==> flow/design.v <==
package mem_types;
    localparam NUM_SETS = 32;
    localparam NUM_ISETS= 32;
    typedef struct packed {  
        logic [(31-($clog2(NUM_SETS)+5)):00] tag;
        logic [($clog2(NUM_SETS)-1):00] set_addr;
        logic [04:00] offset;
        logic   [31:0]  ufp_addr;
        logic   [3:0]   ufp_rmask;
        logic   [3:0]   ufp_wmask;
        logic   [31:0]  ufp_wdata;
    } cache_t;
    typedef struct packed {  
        logic [(31-($clog2(NUM_ISETS)+5)):00] tag;
        logic [($clog2(NUM_ISETS)-1):00] set_addr;
        logic [04:00] offset;
        logic   [31:0]  ufp_addr;
        logic   [3:0]   ufp_rmask;
        logic   [3:0]   ufp_wmask;
        logic   [31:0]  ufp_wdata;
    } icache_t;
endpackage : mem_types
package rv32i_types;
    localparam NUM_ARCH_REG = 32;
    localparam NUM_ROB_ENTRIES = 8;
    localparam NUM_PHYS_REG = NUM_ROB_ENTRIES+ 32;
    localparam PHYS_REG_IDX = $clog2(NUM_PHYS_REG) - 1;
    localparam ARCH_REG_IDX = $clog2(NUM_ARCH_REG) - 1;
    localparam NUM_RS_ENTRIES = 2;
    localparam ST_Q_ENTRIES = 2;  
    localparam LD_RS_ENTRIES = 2;  
    localparam BRANCH_PRED_M = 1;
    localparam NUM_ORDER = 10;
    typedef struct packed {
        logic valid;
        logic [63:0] order;
        logic [31:0] inst;
        logic [ARCH_REG_IDX:0] rs1_addr, rs2_addr, rd_addr;
        logic [31:0] rs1_rdata, rs2_rdata, rd_wdata;
        logic [31:0] pc_rdata;
        logic [31:0] pc_wdata;
        logic [31:0] mem_addr;
        logic [3:0] mem_rmask;
        logic [3:0] mem_wmask;
        logic [31:0] mem_rdata;
        logic [31:0] mem_wdata;
    } rvfi_t;
    typedef struct packed {
        logic [ARCH_REG_IDX:0] rd;
        logic [PHYS_REG_IDX:0] pd;
        logic valid;
        logic [$clog2(NUM_ROB_ENTRIES)-1:0] rob_entry_idx;
        logic [31:0] rs1_value, rs2_value, value;
        logic [6:0]  opcode;
        logic [31:0] pc;
        logic [31:0] calculated_pc_next;
        logic [31:0] mem_addr;
        logic [3:0]  mem_rmask;
        logic [3:0]  mem_wmask;
        logic [31:0]  mem_rdata;
        logic [31:0]  mem_wdata;
    } cdb_entry_t; 
    typedef struct packed {
        logic   [31:0]  inst;  
        logic   [31:0]  pc;
        logic   [31:0]  pc_next;  
        logic           valid;  
        logic   [PHYS_REG_IDX:0]   ps1_s, ps2_s, pd_s;
        logic   [ARCH_REG_IDX:0]  rd_s, rs1_s, rs2_s;
        logic   ps1_valid, ps2_valid;
        logic   [2:0]   funct3;
        logic   [6:0]   funct7;
        logic   [6:0]   opcode;
        logic   [31:0]  imm;
        logic   [63:0]  order;
        logic   [BRANCH_PRED_M - 1:0]   br_hist;
        logic           regf_we;
    } decode_rename_to_dispatch_t;  
    typedef struct packed {
        logic [PHYS_REG_IDX:0] pd;
        logic [ARCH_REG_IDX:0] rs1, rs2, rd;
        logic           write_en;  
    } decode_rename_to_RAT_t;  
    typedef struct packed {
        logic [PHYS_REG_IDX:0] ps1, ps2;
        logic ps1_valid, ps2_valid;
    } RAT_to_decode_rename_t;  
    typedef struct packed {
        logic [ARCH_REG_IDX:0] rd;
        logic [PHYS_REG_IDX:0] pd;
        logic [31:0] pc;
        logic [31:0] pc_next;
        logic [63:0] order;
        logic [6:0] opcode;
        logic [31:0] calculated_pc_next;
        logic   [BRANCH_PRED_M - 1:0]   br_hist;
    } dispatch_to_ROB_only_data_t;  
    typedef struct packed {
        dispatch_to_ROB_only_data_t dispatch_to_ROB_only_data;  
        rvfi_t rvfi;
        logic enqueue_rob;
    } dispatch_to_ROB_t;
    typedef struct packed {
        logic commit;
        dispatch_to_ROB_only_data_t dispatch_data;
        rvfi_t rvfi;
    } ROB_entry_t;
    typedef struct packed {
        logic [($clog2(NUM_ROB_ENTRIES)-1):0] rob_entry_idx;
        logic is_rob_full;
    } ROB_to_dispatch_t;  
    typedef struct packed {
        ROB_entry_t rob_entry;
        logic is_rob_empty;
    } ROB_to_RRF_t;
    typedef struct packed {
        logic dequeue;
    } RRF_to_ROB_t;
    typedef struct packed {
        logic ps1_valid, ps2_valid;
        logic [PHYS_REG_IDX:0] ps1, ps2, pd;
        logic [ARCH_REG_IDX:0] rd;
        logic [2:0] funct3;
        logic [6:0] funct7;
        logic [6:0] opcode;
        logic [31:0] imm;
        logic [$clog2(NUM_ROB_ENTRIES)-1:0] rob_entry_idx;
        logic [31:0] pc;
        logic valid;
    } dispatch_to_rs_t;
    typedef struct packed {
        logic ps1_valid, ps2_valid;
        logic [PHYS_REG_IDX:0] ps1, ps2, pd;
        logic [ARCH_REG_IDX:0] rd;
        logic [2:0] funct3;
        logic [6:0] opcode;
        logic [31:0] imm;
        logic [$clog2(NUM_ROB_ENTRIES)-1:0] rob_entry_idx;
        logic [31:0] pc;
        logic valid;
    } dispatch_to_lsq_t;
    typedef struct packed {
        logic ps1_valid, ps2_valid;
        logic [PHYS_REG_IDX:0] ps1, ps2, pd;
        logic [ARCH_REG_IDX:0] rd;
        logic [2:0] funct3;
        logic [6:0] funct7;
        logic [6:0] opcode;
        logic [31:0] imm;
        logic [$clog2(NUM_ROB_ENTRIES)-1:0] rob_entry_idx;
        logic [31:0] pc;
        logic valid;
    } rs_to_alu_t;
       typedef struct packed {
        logic ps1_valid, ps2_valid;
        logic [PHYS_REG_IDX:0] ps1, ps2, pd;
        logic [ARCH_REG_IDX:0] rd;
        logic [2:0] funct3;
        logic [6:0] funct7;
        logic [6:0] opcode;
        logic [31:0] imm;
        logic [$clog2(NUM_ROB_ENTRIES)-1:0] rob_entry_idx;
        logic [31:0] pc;
        logic valid;
    } rs_to_br_t;
    typedef struct packed {
        logic ps1_valid, ps2_valid;
        logic [PHYS_REG_IDX:0] ps1, ps2, pd;
        logic [ARCH_REG_IDX:0] rd;
        logic [2:0] funct3;
        logic [6:0] funct7;
        logic [6:0] opcode;
        logic [31:0] imm;
        logic [$clog2(NUM_ROB_ENTRIES)-1:0] rob_entry_idx;
        logic [31:0] pc;
        logic valid;
    } rs_to_mult_t;
    typedef struct packed {
        logic ps1_valid, ps2_valid;
        logic [PHYS_REG_IDX:0] ps1, ps2, pd;
        logic [ARCH_REG_IDX:0] rd;
        logic [2:0] funct3;
        logic [6:0] funct7;
        logic [6:0] opcode;
        logic [31:0] imm;
        logic [$clog2(NUM_ROB_ENTRIES)-1:0] rob_entry_idx;
        logic [31:0] pc;
        logic valid;
    } rs_to_div_t;
    typedef struct packed {
        logic [PHYS_REG_IDX:0] pd;
        logic [ARCH_REG_IDX:0] rd;
        logic [2:0] funct3;
        logic [6:0] opcode;
        logic [$clog2(NUM_ROB_ENTRIES)-1:0] rob_entry_idx;
        logic [31:0] pc;
        logic valid;
    } mult_pipe_t;
    typedef struct packed {
        rs_to_alu_t data;
        logic [NUM_ORDER:0] order;
    } ALU_RS_entry_t;
    typedef struct packed {
        rs_to_alu_t data;
        logic [NUM_ORDER:0] order;
    } MUL_RS_entry_t;
    typedef struct packed {
        rs_to_br_t data;
        logic [NUM_ORDER:0] order;
    } BR_RS_entry_t;
    typedef struct packed {
        dispatch_to_lsq_t data;
        logic valid;
    } lsq_entry_t;
    typedef struct packed {
       logic   [31:0]  inst;
       logic   [31:0]  pc;
       logic   [31:0]  pc_next;
       logic   [63:0]  order;
       logic           valid;  
    } fetch_to_queue;  
    typedef enum logic [6:0] {
        op_b_lui       = 7'b0110111,  
        op_b_auipc     = 7'b0010111,  
        op_b_jal       = 7'b1101111,  
        op_b_jalr      = 7'b1100111,  
        op_b_br        = 7'b1100011,  
        op_b_load      = 7'b0000011,  
        op_b_store     = 7'b0100011,  
        op_b_imm       = 7'b0010011,  
        op_b_reg       = 7'b0110011   
    } rv32i_opcode;
    typedef enum logic [6:0] {
        base           = 7'b0000000,
        variant        = 7'b0100000,
        mult           = 7'b0000001
    } funct7_t;
    typedef enum logic [2:0] {
        arith_f3_add   = 3'b000,  
        arith_f3_sll   = 3'b001,
        arith_f3_slt   = 3'b010,
        arith_f3_sltu  = 3'b011,
        arith_f3_xor   = 3'b100,
        arith_f3_sr    = 3'b101,  
        arith_f3_or    = 3'b110,
        arith_f3_and   = 3'b111
    } arith_f3_t;
    typedef enum logic [2:0] {
        load_f3_lb     = 3'b000,
        load_f3_lh     = 3'b001,
        load_f3_lw     = 3'b010,
        load_f3_lbu    = 3'b100,
        load_f3_lhu    = 3'b101
    } load_f3_t;
    typedef enum logic [2:0] {
        store_f3_sb    = 3'b000,
        store_f3_sh    = 3'b001,
        store_f3_sw    = 3'b010
    } store_f3_t;
    typedef enum logic [2:0] { 
        branch_f3_beq  = 3'b000,
        branch_f3_bne  = 3'b001,
        branch_f3_blt  = 3'b100,
        branch_f3_bge  = 3'b101,
        branch_f3_bltu = 3'b110,
        branch_f3_bgeu = 3'b111
    } branch_f3_t;
    typedef enum logic [2:0] {
        alu_op_add     = 3'b000,
        alu_op_sll     = 3'b001,
        alu_op_sra     = 3'b010,
        alu_op_sub     = 3'b011,
        alu_op_xor     = 3'b100,
        alu_op_srl     = 3'b101,
        alu_op_or      = 3'b110,
        alu_op_and     = 3'b111
    } alu_ops;
    typedef enum logic [2:0] {
        mul_op_mul      = 3'b000,
        mul_op_mulh     = 3'b001,
        mul_op_mulhsu   = 3'b010,
        mul_op_mulhu    = 3'b011,
        mul_op_div      = 3'b100,
        mul_op_divu     = 3'b101,
        mul_op_rem      = 3'b110,
        mul_op_remu     = 3'b111
    } mul_ops;
    typedef union packed {
        logic [31:0] word;
        struct packed {
            logic [11:0] i_imm;
            logic [4:0]  rs1;
            logic [2:0]  funct3;
            logic [4:0]  rd;
            rv32i_opcode opcode;
        } i_type;
        struct packed {
            logic [6:0]  funct7;
            logic [4:0]  rs2;
            logic [4:0]  rs1;
            logic [2:0]  funct3;
            logic [4:0]  rd;
            rv32i_opcode opcode;
        } r_type;
        struct packed {
            logic [11:5] imm_s_top;
            logic [4:0]  rs2;
            logic [4:0]  rs1;
            logic [2:0]  funct3;
            logic [4:0]  imm_s_bot;
            rv32i_opcode opcode;
        } s_type;
        struct packed {
            logic [11:5] imm_s_top;
            logic [4:0]  rs2;
            logic [4:0]  rs1;
            logic [2:0]  funct3;
            logic [4:0]  imm_s_bot;
            rv32i_opcode opcode;
        } b_type;
        struct packed {
            logic [31:12] imm;
            logic [4:0]   rd;
            rv32i_opcode  opcode;
        } j_type;
    } instr_t;
endpackage : rv32i_types
module div_seq (
    input  logic        clk,
    input  logic        rst,
    input  logic        start,
    input  logic [32:0] a,
    input  logic [32:0] b,
    output logic        complete,
    output logic [32:0] quotient,
    output logic [32:0] remainder,
    output logic        divide_by_0
);
logic [5:0]  cnt;
logic [32:0] q_reg;      
logic [32:0] r_reg;      
logic [32:0] d_reg;      
logic        neg_q, neg_r, dbz;
logic [32:0] a_save;
logic [33:0] r_shift;
logic [34:0] r_sub;
assign r_shift = {r_reg, q_reg[32]};
assign r_sub   = {1'b0, r_shift} - {2'b00, d_reg};
always_ff @(posedge clk) begin
    if (rst) begin
        cnt <= '0;
    end else if (start) begin
        cnt    <= 6'd33;
        q_reg  <= a[32] ? (~a + 33'd1) : a;
        d_reg  <= b[32] ? (~b + 33'd1) : b;
        r_reg  <= '0;
        neg_q  <= a[32] ^ b[32];
        neg_r  <= a[32];
        dbz    <= (b == '0);
        a_save <= a;
    end else if (cnt != '0) begin
        cnt <= cnt - 6'd1;
        if (r_sub[34]) begin
            r_reg <= r_shift[32:0];
            q_reg <= {q_reg[31:0], 1'b0};
        end else begin
            r_reg <= r_sub[32:0];
            q_reg <= {q_reg[31:0], 1'b1};
        end
    end
end
assign complete    = (cnt == '0);
assign divide_by_0 = dbz;
assign quotient    = dbz ? '1 : (neg_q ? (~q_reg + 33'd1) : q_reg);
assign remainder   = dbz ? a_save : (neg_r ? (~r_reg + 33'd1) : r_reg);
endmodule
module divider_exec #(
    parameter NUM_STAGES = 33
)(
    input   rv32i_types::rs_to_div_t rs_to_div,
    input   logic [31: 0]   ps1_value,
    input   logic [31: 0]   ps2_value,
    input   logic           clk, rst,
    input   logic           cdb_arb_dequeue,           
    input   logic           res_station_select_from_RS,        
    output  rv32i_types::cdb_entry_t div_queue_result,
    output  logic           div_queue_is_full_to_CDB,       
    output  logic           div_is_ready_to_RS             
);
logic   [31: 0] div_queue_result_value;
rv32i_types::rs_to_div_t div_to_cdb_arb;
enum logic [1:0] {
    busy,
    not_busy = 2'b01,
    reset
} state;
logic [32:0] op_a;
logic [32:0] op_b;
logic [32:0] quotient;
logic [32:0] remainder;
logic divide_by_zero;
struct packed {
    rv32i_types::rs_to_div_t data;
    logic [31:0] ps1_value_shadow;
    logic [31:0] ps2_value_shadow;
} shadow_input;
logic shadow_overflow_flag;
assign shadow_overflow_flag = (shadow_input.ps1_value_shadow == 32'h80000000) && (shadow_input.ps2_value_shadow == '1);
logic div_is_done;
assign div_queue_is_full_to_CDB = div_is_done && state == busy;
always_ff @ (posedge clk) begin
    if(rst) begin
        state <= reset;
    end else begin
        case(state)
            busy: begin
                state <= cdb_arb_dequeue ? not_busy : state;
            end
            not_busy: begin
                state <= res_station_select_from_RS ? busy : state;
                shadow_input.data <= rs_to_div;
                shadow_input.ps1_value_shadow <= ps1_value;
                shadow_input.ps2_value_shadow <= ps2_value;
            end
            default: begin  
                state <= div_is_done ? not_busy : state;
                shadow_input <= '0;
            end
        endcase
    end
end
always_comb begin
    op_a = '0;
    op_b = '0;
    if(!rst) begin
        unique case(rs_to_div.funct3[0])
            1'b0: begin
                op_a = {ps1_value[31], ps1_value};
                op_b = {ps2_value[31], ps2_value};
            end
            1'b1: begin
                op_a = {1'b0, ps1_value};
                op_b = {1'b0, ps2_value};
            end
        endcase
    end
end
div_seq div_ip (
                .clk(clk),
                .rst(rst),
                .start(res_station_select_from_RS),
                .a(op_a),
                .b(op_b),
                .complete(div_is_done),
                .quotient(quotient),
                .remainder(remainder),
                .divide_by_0(divide_by_zero)
            );
always_comb begin
    div_to_cdb_arb = '0;
    div_is_ready_to_RS = '0; 
    div_queue_result_value = '0;
    if(!rst) begin
        unique case(state)
            busy: begin
                div_to_cdb_arb = shadow_input.data;
                div_is_ready_to_RS = '0;
            end
            not_busy: begin
                div_to_cdb_arb = '0;
                div_is_ready_to_RS = '1;            
            end
            default: begin
                div_to_cdb_arb = '0;
                div_is_ready_to_RS = '0;            
            end
        endcase
        unique case(shadow_input.data.funct3[1:0])
            2'b00: begin
                div_queue_result_value = divide_by_zero ? '1 : quotient[31:0];
                div_queue_result_value = shadow_overflow_flag ? 32'h80000000 : div_queue_result_value;
            end
            2'b01: begin
                div_queue_result_value = divide_by_zero ? '1 : quotient[31:0];
            end
            2'b10:begin
                div_queue_result_value = remainder[31:0];
                div_queue_result_value = shadow_overflow_flag ? 0 : div_queue_result_value;
            end
            2'b11: begin
                div_queue_result_value = remainder[31:0];
            end
        endcase
    end
    div_queue_result                = '0;
    div_queue_result.rd             = shadow_input.data.rd;
    div_queue_result.pd             = shadow_input.data.pd;
    div_queue_result.valid          = shadow_input.data.valid;
    div_queue_result.rob_entry_idx  = shadow_input.data.rob_entry_idx;
    div_queue_result.rs1_value      = shadow_input.ps1_value_shadow;
    div_queue_result.rs2_value      = shadow_input.ps2_value_shadow;
    div_queue_result.value          = div_queue_result_value;
    div_queue_result.pc            = shadow_input.data.pc;
    div_queue_result.calculated_pc_next = shadow_input.data.pc + 32'd4;
    div_queue_result.opcode        = shadow_input.data.opcode;
    div_queue_result.mem_addr      = '0;
    div_queue_result.mem_rmask     = '0;
    div_queue_result.mem_wmask     = '0;
    div_queue_result.mem_rdata     = '0;
    div_queue_result.mem_wdata     = '0;
end
endmodule
module div_unit
(
    input  logic        clk,
    input  logic        rst,
    input  logic        issue,           
    input  logic [2:0]  funct3,          
    input  logic [6:0]  opcode,
    input  logic [4:0]  rd,
    input  logic [5:0]  pd,
    input  logic [2:0]  rob_idx,
    input  logic [31:0] pc,
    input  logic [31:0] ps1_value,
    input  logic [31:0] ps2_value,
    output logic        ready,           
    input  logic        cdb_dequeue,     
    output logic        res_valid,
    output logic [4:0]  res_rd,
    output logic [5:0]  res_pd,
    output logic [2:0]  res_rob_idx,
    output logic [31:0] res_value,
    output logic [31:0] res_rs1_value,
    output logic [31:0] res_rs2_value,
    output logic [31:0] res_pc,
    output logic [31:0] res_pc_next,
    output logic [6:0]  res_opcode
);
rv32i_types::rs_to_div_t rs;
rv32i_types::cdb_entry_t res;
always_comb begin
    rs               = '0;
    rs.valid         = issue;
    rs.funct3        = funct3;
    rs.opcode        = opcode;
    rs.rd            = rd;
    rs.pd            = pd;
    rs.rob_entry_idx = rob_idx;
    rs.pc            = pc;
end
divider_exec div (
    .rs_to_div                  (rs),
    .ps1_value                  (ps1_value),
    .ps2_value                  (ps2_value),
    .clk                        (clk),
    .rst                        (rst),
    .cdb_arb_dequeue            (cdb_dequeue),
    .res_station_select_from_RS (issue),
    .div_queue_result           (res),
    .div_queue_is_full_to_CDB   (res_valid),
    .div_is_ready_to_RS         (ready)
);
assign res_rd        = res.rd;
assign res_pd        = res.pd;
assign res_rob_idx   = res.rob_entry_idx;
assign res_value     = res.value;
assign res_rs1_value = res.rs1_value;
assign res_rs2_value = res.rs2_value;
assign res_pc        = res.pc;
assign res_pc_next   = res.calculated_pc_next;
assign res_opcode    = res.opcode;
endmodule
Step by step through the tools: div_unit
What the tools print for div_unit, step after step.
Line numbers count from 1 in the design file above.
Operators: Yosys type, input widths -> output width; for muxes data width and select width s.
Cell names lack the library's common part.
{"block": "inputs", "design": "div_unit", "clock_port": "clk", "library": "sky130hd", "pvt_corner": "tt_025C_1v80"}

After elaboration
Source: Yosys, flattened and elaborated, memories not mapped. Widths are those after wreduce. Registers that Yosys merges into a memory's read port (data or address) are not register bits. Print and check cells do not count. Equal cells are merged and count once.
{"block": "bits", "out_inout_bits": 183, "inputBits": 124, "word_cells": 81, "regBits": 302}
{"block": "op_classes", "n_reduce_logical": 14, "n_mux": 30, "n_logic": 8, "n_eq": 8, "addsub": 7}
{"block": "ops", "operator": "$mux 32", "n": 8}
{"block": "ops", "operator": "$mux 33", "n": 7}
{"block": "ops", "operator": "$pmux 96 s2", "n": 1}
{"block": "ops", "operator": "$pmux 33 s2", "n": 2}
{"block": "ops", "operator": "$pmux 32 s4", "n": 1}
{"block": "ops", "operator": "$pmux 32 s2", "n": 2}
{"block": "ops", "operator": "$add 33x1->33 const B", "n": 2}
{"block": "ops", "operator": "$not 33->33", "n": 2}
{"block": "ops", "operator": "$add 32x1->32 const B", "n": 2}
{"block": "ops", "operator": "$eq 32x32->1 const B", "n": 2}
{"block": "ops", "operator": "$not 32->32", "n": 2}
{"block": "ops", "operator": "$sub 34x33->35", "n": 1}
{"block": "ops", "operator": "$logic_not 33->1", "n": 1}
{"block": "ops", "operator": "$add 32x3->32 const B", "n": 1}
{"block": "ops", "operator": "$mux 6", "n": 2}
{"block": "ops", "operator": "$reduce_and 2->1", "n": 3}
{"block": "ops", "operator": "$sub 6x1->6 const B", "n": 1}
{"block": "ops", "operator": "$logic_not 6->1", "n": 1}
{"block": "ops", "operator": "$reduce_bool 6->1", "n": 1}
{"block": "ops", "operator": "$mux 2", "n": 3}
{"block": "ops", "operator": "$eq 2x1->1 const B", "n": 2}
{"block": "ops", "operator": "$eq 2x2->1 const B", "n": 2}
{"block": "ops", "operator": "$ne 2x2->1 const B", "n": 2}
{"block": "ops", "operator": "$logic_not 2->1", "n": 2}
{"block": "ops", "operator": "$pmux 2 s2", "n": 1}
{"block": "ops", "operator": "$not 1->1", "n": 3}
{"block": "ops", "operator": "$reduce_and 3->1", "n": 1}
{"block": "ops", "operator": "$reduce_bool 3->1", "n": 1}
Other operator kinds: 5; their cells: 8.

Longest topological paths
Depth = most cells in a row (Yosys ltp): at word level without a register or memory, in the mapped netlist without a sequential cell, where the memories' decode and read muxes count.
{"block": "logic_depth", "depth_word": 7, "ABC_AREA": 0, "depth_mapped": 15, "mapped_depth_nobuf": 13}

After synthesis
The flow's flattened synthesis, as Yosys stat reports it; memories are mapped. The netlist is that of the ABC_AREA named above (0 if unset); the other value can give another one.
{"block": "by_type", "cell_type": "edfxtp_1", "n": 253, "area_total_um2": 7.6E+03}
{"block": "by_type", "cell_type": "buf_4", "n": 120, "area_total_um2": 900.864}
{"block": "by_type", "cell_type": "xnor2_1", "n": 100, "area_total_um2": 875.84}
{"block": "by_type", "cell_type": "and2_1", "n": 127, "area_total_um2": 794.512}
{"block": "by_type", "cell_type": "nor2_1", "n": 158, "area_total_um2": 593.069}
{"block": "by_type", "cell_type": "xor2_1", "n": 67, "area_total_um2": 586.813}
{"block": "by_type", "cell_type": "ha_1", "n": 41, "area_total_um2": 512.992}
{"block": "by_type", "cell_type": "a21oi_1", "n": 100, "area_total_um2": 500.48}
{"block": "by_type", "cell_type": "nand2_1", "n": 110, "area_total_um2": 412.896}
{"block": "by_type", "cell_type": "o21ai_0", "n": 73, "area_total_um2": 365.35}
{"block": "by_type", "cell_type": "nor2b_1", "n": 50, "area_total_um2": 312.8}
{"block": "by_type", "cell_type": "o31ai_1", "n": 41, "area_total_um2": 307.795}
{"block": "by_type", "cell_type": "clkbuf_1", "n": 67, "area_total_um2": 251.491}
{"block": "by_type", "cell_type": "inv_1", "n": 60, "area_total_um2": 225.216}
{"block": "by_type", "cell_type": "nand4_1", "n": 35, "area_total_um2": 218.96}
{"block": "by_type", "cell_type": "o22ai_1", "n": 33, "area_total_um2": 206.448}
{"block": "by_type", "cell_type": "dfxtp_1", "n": 9, "area_total_um2": 180.173}
{"block": "by_type", "cell_type": "nor4_1", "n": 26, "area_total_um2": 162.656}
Not listed: further types 51, cells in them 256.
{"block": "synth_totals", "sequential_area_mm2": 0.0077775, "buf_cells": 200, "mapped_cells": 1726, "ff_cells": 262, "mapped_area_mm2": 0.0168812}
The figures by module come from a second, unflattened synthesis with its own total; it is not the netlist above.
{"block": "hier_totals", "cells_unflattened": 1792, "area_unflattened_mm2": 0.0178596}
Each row is one instance without its submodules.
{"block": "by_module", "module": "div_seq", "mod_seq_area_mm2": 0.004144, "mod_area_mm2": 0.0100834, "n_inst": 1, "n_cells": 1073}
{"block": "by_module", "module": "divider_exec", "mod_seq_area_mm2": 0.0036635, "mod_area_mm2": 0.0077725, "n_inst": 1, "n_cells": 718}
{"block": "by_module", "module": "div_unit", "mod_seq_area_mm2": 0, "mod_area_mm2": 0.0000038, "n_inst": 1, "n_cells": 1}

Worst setup path after synthesis
Source: OpenSTA report_checks on the synthesized netlist (no wires, ideal clock, input and output delay 20% of the period each), path of least setup slack; recovery checks are left aside. Register names are those of the netlist, which keeps one name where synthesis merged equal registers.
{"block": "synth_path", "path_kind": "input port to flip-flop", "startpoint": "input rst", "endpoint": "register div.shadow_input", "stages": 8, "path_buffers": 7, "setup_slack_ns": -2.609, "setup_time_ns": 0.598, "tclk_ns": 5.5, "in_delay_ns": 1.100, "t_required_ns": 4.902, "t_arrival_ns": 7.511, "delay_ns": 7.009, "launch_ns": 1.100, "synth_period_reached_ns": 8.109}
"delay_ns" = arrival - input delay + setup time.
"stages": output pins that drive a net of the path, with the launching flip-flop's if there is one; two outputs of one cell count as two.
"synth_period_reached_ns" = period - worst setup slack (recovery checks aside). The figure is calculated, with input and output delays left at 20% of the set period.
Where an end lacks its bit number, it is one bit of the signal, or one of the new flip-flops if synthesis recoded a state register.
Between the ends stands the longest chain of elaborated cells between them, by number of cells; it is not shown to be the way that was timed. Of several equally long chains one is given.
Each line given opens the expression or statement behind the cell; cells for indexed reads and writes are added by Yosys, which also makes memories of some case tables.
{"block": "synth_between", "path_cell_list": "clkbuf_1 > buf_1 > clkbuf_1 > clkbuf_1 > clkbuf_1 > buf_1 > buf_1 > nor2_1", "elab_chain_len": 2, "cells_between": 2, "lines_between": 0, "cone_classes": "1 x logic; 1 x reduce/logical"}
{"block": "synth_rtl", "element": "start, declared", "line_no": 516, "text": "input  logic        rst,"}
{"block": "synth_rtl", "element": "$not 1->1"}
{"block": "synth_rtl", "element": "$reduce_and 2->1"}
{"block": "synth_rtl", "element": "end, assigned", "line_no": 427, "text": "shadow_input <= '0;"}
{"block": "synth_rtl", "element": "end, declared", "line_no": 406, "text": "} shadow_input;"}

Timing after layout
From the final timing report of job 1: the path of least setup slack in the routed layout; clock arrival at registers is part of the times.
{"block": "layout_path", "path_kind": "flip-flop to output port", "startpoint": "register div.div_ip.r_reg[10]", "endpoint": "output res_value[31]", "path_buffers": 1, "launch_ns": 0.52, "stages": 10, "t_required_ns": 4.40, "output_delay_ns": 1.10, "t_arrival_ns": 3.98, "setup_slack_ns": 0.42, "tclk_ns": 5.5}
Between the ends stands the longest chain of elaborated cells between them, by number of cells; it is not shown to be the way that was timed. Of several equally long chains one is given.
A register here has more assigning lines than the two given.
{"block": "layout_between", "path_cell_list": "edfxtp_1 > or4_4 > or4_4 > or4_4 > or4_4 > o31ai_2 > xor2_1 > a21oi_1 > o211a_1 > dlygate4sd2_1", "elab_chain_len": 7, "cells_between": 7, "lines_between": 4, "cone_classes": "1 x add/sub; 5 x mux; 1 x logic"}
{"block": "layout_rtl", "element": "start, declared", "line_no": 341, "text": "logic [32:0] r_reg;"}
{"block": "layout_rtl", "element": "start, assigned", "line_no": 364, "text": "r_reg <= r_shift[32:0];"}
{"block": "layout_rtl", "element": "start, assigned", "line_no": 367, "text": "r_reg <= r_sub[32:0];"}
{"block": "layout_rtl", "element": "$not 32->32", "line_no": 375, "text": "assign remainder   = dbz ? a_save : (neg_r ? (~r_reg + 33'd1) : r_reg);"}
{"block": "layout_rtl", "element": "$add 32x1->32", "line_no": 375}
{"block": "layout_rtl", "element": "$mux 32 (2 in a row)", "line_no": 375}
{"block": "layout_rtl", "element": "$mux 32", "line_no": 488, "text": "div_queue_result_value = shadow_overflow_flag ? 0 : div_queue_result_value;"}
{"block": "layout_rtl", "element": "$pmux 32 s4", "line_no": 478, "text": "unique case(shadow_input.data.funct3[1:0])"}
{"block": "layout_rtl", "element": "$mux 32", "line_no": 463, "text": "if(!rst) begin"}
{"block": "layout_rtl", "element": "end, declared", "line_no": 532, "text": "output logic [31:0] res_value,"}

==> results <==
Top module div_unit; platform sky130hd; tools Yosys and OpenROAD; 4 stored runs in no particular order. Input and output delays are each 20% of the period that was set; the output load is 0.01 pF.
"timing.achieved_period_ns" is the run's clock period less its worst setup slack. It is reckoned from that one timing run; input and output delays stay at 20% of the period that was set.
"worst_path_ns" is the time allowed to the run's worst setup path (the clock period less input and output delay, where it has them) less its slack. Clock arrival times count: a late capture clock shortens it, a late launch clock lengthens it.

Job 1
==> flow/run.sh <==
#!/bin/bash
# the make line also repeats the synthesis and layout settings of config.mk as NAME=value (left out here)
make -C /OpenROAD-flow-scripts/flow DESIGN_CONFIG=/design/flow/config.mk WORK_HOME=/design/flow/orfs CLKGATE_MAP_FILE= finish
==> flow/config.mk <==
export PLATFORM = sky130hd
export DESIGN_NAME = div_unit
export DESIGN_NICKNAME = div_unit
export VERILOG_FILES = /design/flow/design.v
export SDC_FILE = /design/flow/constraint.sdc
export NUM_CORES = 4
export LEC_CHECK = 0
export CAP_MARGIN = 20
export CELL_PAD_IN_SITES_GLOBAL_PLACEMENT = 2
export CORE_MARGIN = 2
export CORE_UTILIZATION = 40
export CTS_CLUSTER_DIAMETER = 110
export PLACE_DENSITY_LB_ADDON = 0.19
export SETUP_SLACK_MARGIN = 0.23
export SLEW_MARGIN = 20
==> flow/constraint.sdc <==
create_clock -name core_clock -period 5.5 [get_ports {clk}]
set_input_delay 1.1000 -clock core_clock [delete_from_list [all_inputs] [get_ports {clk}]]
set_output_delay 1.1000 -clock core_clock [all_outputs]
set_load 0.01 [all_outputs]

==> results of job 1, as JSON <==
{
  "synthArea_mm2": 0.0168812,
  "design.die.area_mm2": 0.043863,
  "utilization_pct": 49.9,
  "fin_ws_ns": 0.418,
  "final_setup_tns_ns": 0.000,
  "hold_worst_slack_ns": 0.446,
  "timing.achieved_period_ns": 5.082,
  "worst_path_ns": 3.98,
  "path_kind": "flip-flop to output port"
}

Job 2
==> flow/run.sh <==
#!/bin/bash
# the make line also repeats the synthesis and layout settings of config.mk as NAME=value (left out here)
make -C /OpenROAD-flow-scripts/flow DESIGN_CONFIG=/design/flow/config.mk WORK_HOME=/design/flow/orfs CLKGATE_MAP_FILE= finish
==> flow/config.mk <==
export PLATFORM = sky130hd
export DESIGN_NAME = div_unit
export DESIGN_NICKNAME = div_unit
export VERILOG_FILES = /design/flow/design.v
export SDC_FILE = /design/flow/constraint.sdc
export NUM_CORES = 4
export LEC_CHECK = 0
export CAP_MARGIN = 5
export CELL_PAD_IN_SITES_DETAIL_PLACEMENT = 0
export CORE_MARGIN = 4
export CORE_UTILIZATION = 18
export CTS_CLUSTER_DIAMETER = 334
export CTS_CLUSTER_SIZE = 98
export MAX_ROUTING_LAYER = met5
export PLACE_DENSITY_LB_ADDON = 0.08
export SLEW_MARGIN = 15
==> flow/constraint.sdc <==
create_clock -name core_clock -period 3.24 [get_ports {clk}]
set_input_delay 0.6480 -clock core_clock [delete_from_list [all_inputs] [get_ports {clk}]]
set_output_delay 0.6480 -clock core_clock [all_outputs]
set_load 0.01 [all_outputs]

==> results of job 2, as JSON <==
{
  "synthArea_mm2": 0.0168812,
  "design.die.area_mm2": 0.0987468,
  "utilization_pct": 26.3,
  "fin_ws_ns": -1.507,
  "final_setup_tns_ns": -34.850,
  "hold_worst_slack_ns": 0.353,
  "timing.achieved_period_ns": 4.747,
  "worst_path_ns": 4.10,
  "path_kind": "flip-flop to output port"
}

Job 3
==> flow/run.sh <==
#!/bin/bash
# the make line also repeats the synthesis and layout settings of config.mk as NAME=value (left out here)
make -C /OpenROAD-flow-scripts/flow DESIGN_CONFIG=/design/flow/config.mk WORK_HOME=/design/flow/orfs CLKGATE_MAP_FILE= finish
==> flow/config.mk <==
export PLATFORM = sky130hd
export DESIGN_NAME = div_unit
export DESIGN_NICKNAME = div_unit
export VERILOG_FILES = /design/flow/design.v
export SDC_FILE = /design/flow/constraint.sdc
export NUM_CORES = 4
export LEC_CHECK = 0
export CAP_MARGIN = 20
export CORE_MARGIN = 2
export CORE_UTILIZATION = 40
export PLACE_DENSITY = 0.6
export SLEW_MARGIN = 20
==> flow/constraint.sdc <==
create_clock -name core_clock -period 5.5 [get_ports {clk}]
set_input_delay 1.1000 -clock core_clock [delete_from_list [all_inputs] [get_ports {clk}]]
set_output_delay 1.1000 -clock core_clock [all_outputs]
set_load 0.01 [all_outputs]

==> results of job 3, as JSON <==
{
  "synthArea_mm2": 0.0168812,
  "design.die.area_mm2": 0.043863,
  "utilization_pct": 49.5,
  "fin_ws_ns": 0.149,
  "final_setup_tns_ns": 0.000,
  "hold_worst_slack_ns": 0.451,
  "timing.achieved_period_ns": 5.351,
  "worst_path_ns": 4.25,
  "path_kind": "flip-flop to output port"
}

Job 4
==> flow/run.sh <==
#!/bin/bash
# the make line also repeats the synthesis and layout settings of config.mk as NAME=value (left out here)
make -C /OpenROAD-flow-scripts/flow DESIGN_CONFIG=/design/flow/config.mk WORK_HOME=/design/flow/orfs CLKGATE_MAP_FILE= finish
==> flow/config.mk <==
export PLATFORM = sky130hd
export DESIGN_NAME = div_unit
export DESIGN_NICKNAME = div_unit
export VERILOG_FILES = /design/flow/design.v
export SDC_FILE = /design/flow/constraint.sdc
export NUM_CORES = 4
export LEC_CHECK = 0
export CAP_MARGIN = 20
export CELL_PAD_IN_SITES_GLOBAL_PLACEMENT = 2
export CORE_ASPECT_RATIO = 1.39
export CORE_MARGIN = 8
export CORE_UTILIZATION = 70
export GPL_ROUTABILITY_DRIVEN = 1
export PLACE_DENSITY_LB_ADDON = 0.2
export SETUP_SLACK_MARGIN = 0.84
export SLEW_MARGIN = 20
export TNS_END_PERCENT = 65
==> flow/constraint.sdc <==
create_clock -name core_clock -period 3.24 [get_ports {clk}]
set_input_delay 0.6480 -clock core_clock [delete_from_list [all_inputs] [get_ports {clk}]]
set_output_delay 0.6480 -clock core_clock [all_outputs]
set_load 0.01 [all_outputs]

==> results of job 4, as JSON <==
{
  "outcome": "no results, placement failed with FLW-0024"
}
